==> flow/design.v <==
module sw(i0, i1, i2, i3, o0, o1, o2, o3, clk, rst);
  input clk, rst;
  input [9:0] i0, i1, i2, i3;
  output [9:0] o0, o1, o2, o3;
	wire [9:0] co0, co1, co2, co3;  
	wire [3:0] req0, req1, req2, req3;  
	ib ib0(i0, co0, req0, ack0, full0, clk, rst);
	ib ib1(i1, co1, req1, ack1, full1, clk, rst);
	ib ib2(i2, co2, req2, ack2, full2, clk, rst);
	ib ib3(i3, co3, req3, ack3, full3, clk, rst);
	ackor ackor0(ack00, ack10, ack20, ack30, ack0);
	ackor ackor1(ack01, ack11, ack21, ack31, ack1);
	ackor ackor2(ack02, ack12, ack22, ack32, ack2);
	ackor ackor3(ack03, ack13, ack23, ack33, ack3);
	arb arb0(req0[0], req1[0], req2[0], req3[0], ack00, ack01, ack02, ack03, clk, rst);
	arb arb1(req0[1], req1[1], req2[1], req3[1], ack10, ack11, ack12, ack13, clk, rst);
	arb arb2(req0[2], req1[2], req2[2], req3[2], ack20, ack21, ack22, ack23, clk, rst);
	arb arb3(req0[3], req1[3], req2[3], req3[3], ack30, ack31, ack32, ack33, clk, rst);
	cb cb(co0, co1, co2, co3, o0, o1, o2, o3,
		{ack03, ack02, ack01, ack00}, {ack13, ack12, ack11, ack10},
		{ack23, ack22, ack21, ack20}, {ack33, ack32, ack31, ack30});
endmodule
module ib(pkti, pkto, req, ack, full, clk, rst);
  input ack, clk, rst;
  input [9:0] pkti;
  output full;
  output [9:0] pkto;
  output [3:0] req;
	wire [3:0] reqi;
	mkwe mkwe(pkti, we);  
	fifo fifo(pkti, we, full, pkto, re, empty, clk, rst);
	isbm isbm(pkto[9:8], re, empty, reqi, req, ack, clk, rst);
	mkreq mkreq(pkto, reqi, clk, rst);
endmodule
module isbm(cmd, re, empty, reqi, req_out, ack, clk, rst);
  input clk, rst, empty, ack;
  input [1:0] cmd;
  input [3:0] reqi;
  output re;
  reg [3:0] req;
  reg [1:0] mode;
  localparam MODE_WAIT_HEAD = 2'b00;
  localparam MODE_WAIT_ACK = 2'b01;
  localparam MODE_WAIT_TAIL = 2'b10;
  localparam CMD_HEAD = 2'b10;
  localparam CMD_TAIL = 2'b11;
  output [3:0] req_out;
  assign req_out = req;
  assign re = ack;
  always @(posedge clk) begin
    if (rst) begin
      mode <= MODE_WAIT_HEAD;
      req <= 0;
    end else begin
      if (mode == MODE_WAIT_HEAD && !empty && cmd == CMD_HEAD) begin
        mode <= MODE_WAIT_ACK;
        req <= reqi;
      end else if (mode == MODE_WAIT_ACK && ack) begin
        mode <= MODE_WAIT_TAIL;
      end else if (mode == MODE_WAIT_TAIL && !empty && cmd == CMD_TAIL) begin
        mode <= MODE_WAIT_HEAD;
        req <= 0;
      end else begin
      end
    end
  end
endmodule
module fifo(in, we, full, out, re, empty, clk, rst);
  input clk, rst, we, re;
  input [9:0] in;
  output [9:0] out;
  output empty, full;
  reg [4:0] head, tail;
  reg [9:0] buffer [0:16];  
  wire [4:0] next_head;
  wire [4:0] next_tail;
  assign out = empty ? {(9+1){1'b0}} : buffer[head];
  assign next_head = (head + 1) % 17;
  assign next_tail = (tail + 1) % 17;
  assign empty = (head == tail);
  assign full = (next_tail == head);
  integer i;
  always @(posedge clk) begin
    if (rst) begin
      head <= 0;
      tail <= 0;
      for (i = 0; i <= 16; i++) begin
        buffer[i] = 0;
      end
    end else begin
      if (we & !full) begin
        buffer[tail] <= in;
        tail <= next_tail;
      end
      if (re & !empty) begin
        head <= next_head;
      end
    end
  end
endmodule
module mkreq(pkt, req, clk, rst);
  input clk, rst;
  input [9:0] pkt;
  output [3:0] req;
  assign req = pkt[9:8] == 2'b10 ? (1 << pkt[1:0]) : 0;
endmodule
module mkwe (pkt, we);
  input [9:0] pkt;
  output we;
  assign we = pkt[9:8] != 0;
endmodule
module arb (req0, req1, req2, req3, ack0, ack1, ack2, ack3, clk, rst);
  input clk, rst;
  input req0, req1, req2, req3;  
  output ack0, ack1, ack2, ack3;  
  reg [3:0] lead;  
  reg [2:0] ack;  
  wire [3:0] first, second, third, forth;
  wire [3:0] reqs;
  assign first = lead;
  assign second = (lead + 1) % 4;
  assign third = (lead + 2) % 4;
  assign forth = (lead + 3) % 4;
  assign reqs = {req3, req2, req1, req0};
  assign ack0 = (req0 && ack == 1);
  assign ack1 = (req1 && ack == 2);
  assign ack2 = (req2 && ack == 3);
  assign ack3 = (req3 && ack == 4);
  always @(posedge clk) begin
    if (rst) begin
      lead <= 0;
      ack <= 0;
    end else begin
      if (ack != 0) begin
        if ((ack == 1 && !req0) || (ack == 2 && !req1) || (ack == 3 && !req2) || (ack == 4 && !req3)) begin
          ack <= 0;
        end
      end else begin
        if (reqs[first]) begin
          ack <= first + 1;
          lead <= (lead + 1) % 4;
        end else if (reqs[second]) begin
          ack <= second + 1;
          lead <= (lead + 1) % 4;
        end else if (reqs[third]) begin
          ack <= third + 1;
          lead <= (lead + 1) % 4;
        end else if (reqs[forth]) begin
          ack <= forth + 1;
          lead <= (lead + 1) % 4;
        end else begin
        end
      end
    end
  end
endmodule
module cb(i0, i1, i2, i3, o0, o1, o2, o3, d0, d1, d2, d3);
  input [9:0] i0, i1, i2, i3;
  input [3:0] d0, d1, d2, d3;
  output [9:0] o0, o1, o2, o3;
  cbsel cbsel0(i0, i1, i2, i3, o0, d0);
  cbsel cbsel1(i0, i1, i2, i3, o1, d1);
  cbsel cbsel2(i0, i1, i2, i3, o2, d2);
  cbsel cbsel3(i0, i1, i2, i3, o3, d3);
endmodule
module cbsel (in0, in1, in2, in3, out, port);
  input [9:0] in0, in1, in2, in3;
  input [3:0] port;
  output[9:0] out;
  assign out = (port == 4'b0000) ? 0 :
               (port == 4'b0001) ? in0 :
               (port == 4'b0010) ? in1 :
               (port == 4'b0100) ? in2 :
               (port == 4'b1000) ? in3 :
               9'bx;
endmodule
module ackor (ack0, ack1, ack2, ack3, ack);
  input ack0, ack1, ack2, ack3;
  output ack;
  assign ack = ack0 || ack1 || ack2 || ack3;
endmodule
# == From RTL to reports: sw ==
# What the tools print for sw, step after step.
# Lines are those of the file above, counted from 1.
# Library cell names are shortened.
# A cell with - has no value.
# design
design,sw
clk_port,clk
library,sky130hd
lib_corner,tt_025C_1v80

# == After elaboration ==
# Source: Yosys, flattened and elaborated, memories not mapped. Widths are those after wreduce. Print and check cells do not count. Equal cells are merged and count once.
# Yosys's memory passes give these memory sizes; they may raise the number of words (mostly to a power of two), join words into wider ones and drop unused or constant bits.
# bits
reg_bits,92
ramBits,1280
n_memories,4
# mem_list
memory,words,word_bits,line,rtl
ib0.fifo.buffer,32,10,74,reg [9:0] buffer [0:16];
ib1.fifo.buffer,32,10,74,
ib2.fifo.buffer,32,10,74,
ib3.fifo.buffer,32,10,74,
# classes
n_addsub,32
div,8
equal,64
n_shift,20
mux,125
bitwise,12
n_reduce_logical,152
# op_table
op,n
32-bit by 5-bit remainder unit with 32-bit output (second input constant),8
10-bit two-way mux,32
4-bit two-way mux,32
5-bit two-way mux,16
3-bit two-way mux,24
1-bit logical AND,52
4-bit by 2-bit variable part select with 1-bit output,12
5-bit by 1-bit adder with 6-bit output (second input constant),8
5-bit == test,8
2-bit by 1-bit adder with 3-bit output (second input constant),12
1-bit logical OR,24
1-bit logical NOT,24
2-bit == test (second input constant),12
2-bit AND reduction,12
2-bit nonzero test,12
3-bit by 2-bit == test with 1-bit output (second input constant),8
3-bit nonzero test,8
5-bit nonzero test,4
2-bit adder (second input constant),8
2-bit != test (second input constant),8
2-bit by 2-bit << shifter with 4-bit output (first input constant),4
4-bit by 1-bit == test with 1-bit output (second input constant),4
4-bit by 2-bit == test with 1-bit output (second input constant),4
4-bit by 3-bit == test with 1-bit output (second input constant),4
4-bit == test (second input constant),4
4-bit by 4-bit variable part select with 1-bit output,4
4-bit logical NOT,4
4-bit nonzero test,4
# Not listed: further kinds 10, cells in them 57.

# == Longest topological paths ==
# Yosys ltp: most cells in a row. Word level: on the elaborated netlist, between registers, memories and ports. Mapped: between sequential cells and ports; inverters and the memories' decode and read muxes count.
# depth
ltp_word,8
abc_area,1
ltp_mapped,29

# == Netlist ==
# The flow's flattened synthesis, as Yosys stat reports it; memories are mapped. The netlist is that of the ABC_AREA named above (0 if unset); the other value can give another one.
# by_type
cell,n
edfxtp_1,1280
nor2_1,1476
o21ai_0,703
dfxtp_1,108
o221ai_1,243
nand2_1,482
nand3_1,302
clkbuf_1,325
inv_1,265
ha_1,76
o211ai_1,94
a21oi_1,124
mux2i_1,58
o22ai_1,66
nand4_2,31
buf_4,46
nor2_2,52
xor2_1,34
# Not listed: further types 44, cells in them 430.
# mapped
stdcells,6195
mapped_area_um2,65004.8
seq_area_um2,40598.9
flip_flops,1388
n_buf,451

# == Worst setup path after synthesis ==
# OpenSTA on the mapped netlist: ideal clock, no wires. The path of least setup slack (recovery checks aside). Input and output delay are each 20% of the period. Register names are those of the netlist, which keeps one name where synthesis merged equal registers.
# synth_path
kind,reg2reg
from,reg ib2.fifo.tail[0]
to,mem (no name shown)
period_ps,6000
setup_time_ps,390
arrival_ps,3679
t_required_ps,5610
setup_slack_ps,1931
delay_ps,4069
stages,20
period_less_setup_slack_ps,4069
# "delay_ps" is the arrival time less input delay plus setup time.
# "stages" counts driving pins, that of a launching flip-flop among them; a cell with two outputs on the path counts twice.
# "period_less_setup_slack_ps" = period - worst setup slack (recovery checks aside). The figure is calculated, with input and output delays left at 20% of the set period.
# Between the ends stands the longest chain of elaborated cells between them, by number of cells; it is not shown to be the way that was timed. Of several equally long chains one is given.
# A line is the first line of the expression or statement that the cell stems from. Yosys adds cells for indexed reads and writes and turns some case tables into memories.
# Only ways into the end's enable, where the timed path ends, are counted here.
# synth_between
path_cell_list,dfxtp_1 buf_2 inv_1 ha_1 ha_1 o2111ai_2 nand2_4 xor2_2 ha_1 nand4_1 nand2_1 nand2_1 nand2_1 nand2_1 nor2_1 nor2_1 nand2_4 nand3_2 buf_2 nor3_1
elab_chain_cells,7
cells_between,9
cone_lines,4
classes_between,add/sub: 1; div: 1; eq/ne: 1; mux: 4; logic: 1; reduce/logical: 1
# synth_rtl
element,line,rtl
from (decl),73,"reg [4:0] head, tail;"
from (assign),86,tail <= 0;
from (assign),93,tail <= next_tail;
5-bit by 1-bit adder with 6-bit output,79,assign next_tail = (tail + 1) % 17;
32-bit by 5-bit remainder unit with 32-bit output,79,
5-bit == test,81,assign full = (next_tail == head);
1-bit logical NOT,91,if (we & !full) begin
1-bit AND,91,
5-bit two-way mux,91,
5-bit two-way mux,84,if (rst) begin

# == Timing after layout ==
# Path of least setup slack in the final report of run A (OpenROAD, finished layout, wires in). Where an end is a register, its clock arrival counts in the times.
# The path's times are printed in steps of 10 ps; the period is the one set.
# layout_path
kind,reg2out
from,reg (no name shown)
to,out o0[4]
period_ps,3710
output_delay_ps,740
arrival_ps,3310
t_required_ps,2970
setup_slack_ps,-350
stages,17
# layout_between
path_cell_list,dfxtp_4 buf_12 inv_16 buf_12 buf_12 buf_8 buf_6 o21ai_2 o221ai_1 nand3_1 a31oi_1 buf_4 a21oi_1 o21ai_1 o21ai_1 o21ai_2 buf_2
# layout_rtl
element,line,rtl
to (decl),4,"output [9:0] o0, o1, o2, o3;"
# Chain of elaborated cells between the ends: none given.

# Module sw, platform sky130hd: 6 stored runs of the flow (Yosys, OpenROAD) with differing settings, in no particular order. Input and output delays are each 20% of the period that was set; the output load is 0.01 pF.
# "worst_path_time_ps" means the part of the period allowed to the worst setup path (the constraints hold back 20% at inputs and 20% at outputs) less its slack; where the path has registers, the arrival times of their clocks count too.
# "worst_path_time_ps" is given in steps of 10 ps.
# A setting shown as -- is not set for that run.
# Among the results, -- means that no value is shown for the run.
stored run,ABC_AREA,CAP_MARGIN,CELL_PAD_IN_SITES_DETAIL_PLACEMENT,CORE_UTILIZATION,CTS_CLUSTER_SIZE,PLACE_DENSITY_LB_ADDON,SETUP_SLACK_MARGIN,SLEW_MARGIN,TNS_END_PERCENT,period_ns,CORE_MARGIN,PLACE_DENSITY,CELL_PAD_IN_SITES_GLOBAL_PLACEMENT,CORE_ASPECT_RATIO,GPL_ROUTABILITY_DRIVEN,MAX_ROUTING_LAYER,MIN_ROUTING_LAYER,CTS_CLUSTER_DIAMETER,GPL_TIMING_DRIVEN,HOLD_SLACK_MARGIN,synthesis_area_um2,final_die_area_um2,final_cell_area_um2,finalUtil_pct,setup_worst_slack_ps,hold_ws_ps,worst_path_time_ps,worstPathKind
run A,1,30,0,49,74,0.19,-0.06,10,25,3.71,2,--,--,--,--,--,--,--,--,--,65004.8,135593.0,79909.1,60.7,-346,463,3310,reg2out
run B,--,20,--,40,--,--,--,20,--,3.34,2,0.6,--,--,--,--,--,--,--,--,63761.2,162611.0,82631.8,52.2,-1077,455,3750,reg2out
run C,1,20,2,51,--,--,--,20,--,6.0,3,0.6,1,1.18,0,met5,met2,--,--,--,--,--,--,--,--,--,--,--
run D,--,20,--,66,--,--,--,20,--,5.92,2,0.6,--,--,--,--,--,--,--,--,63761.2,99108.5,71142.0,73.9,146,458,4590,reg2out
run E,0,20,--,20,87,0.22,--,20,--,3.78,2,--,1,0.54,--,--,--,247,0,0.18,63761.2,323553.0,79643.9,25.1,-1247,452,4270,reg2out
run F,--,20,2,17,52,0.2,2.1,20,50,7.56,2,--,--,1.77,0,--,--,196,--,--,63761.2,380180.0,75194.6,20.1,1997,495,4050,reg2out
# Run C: stopped before the end: placement reported DPL-0033
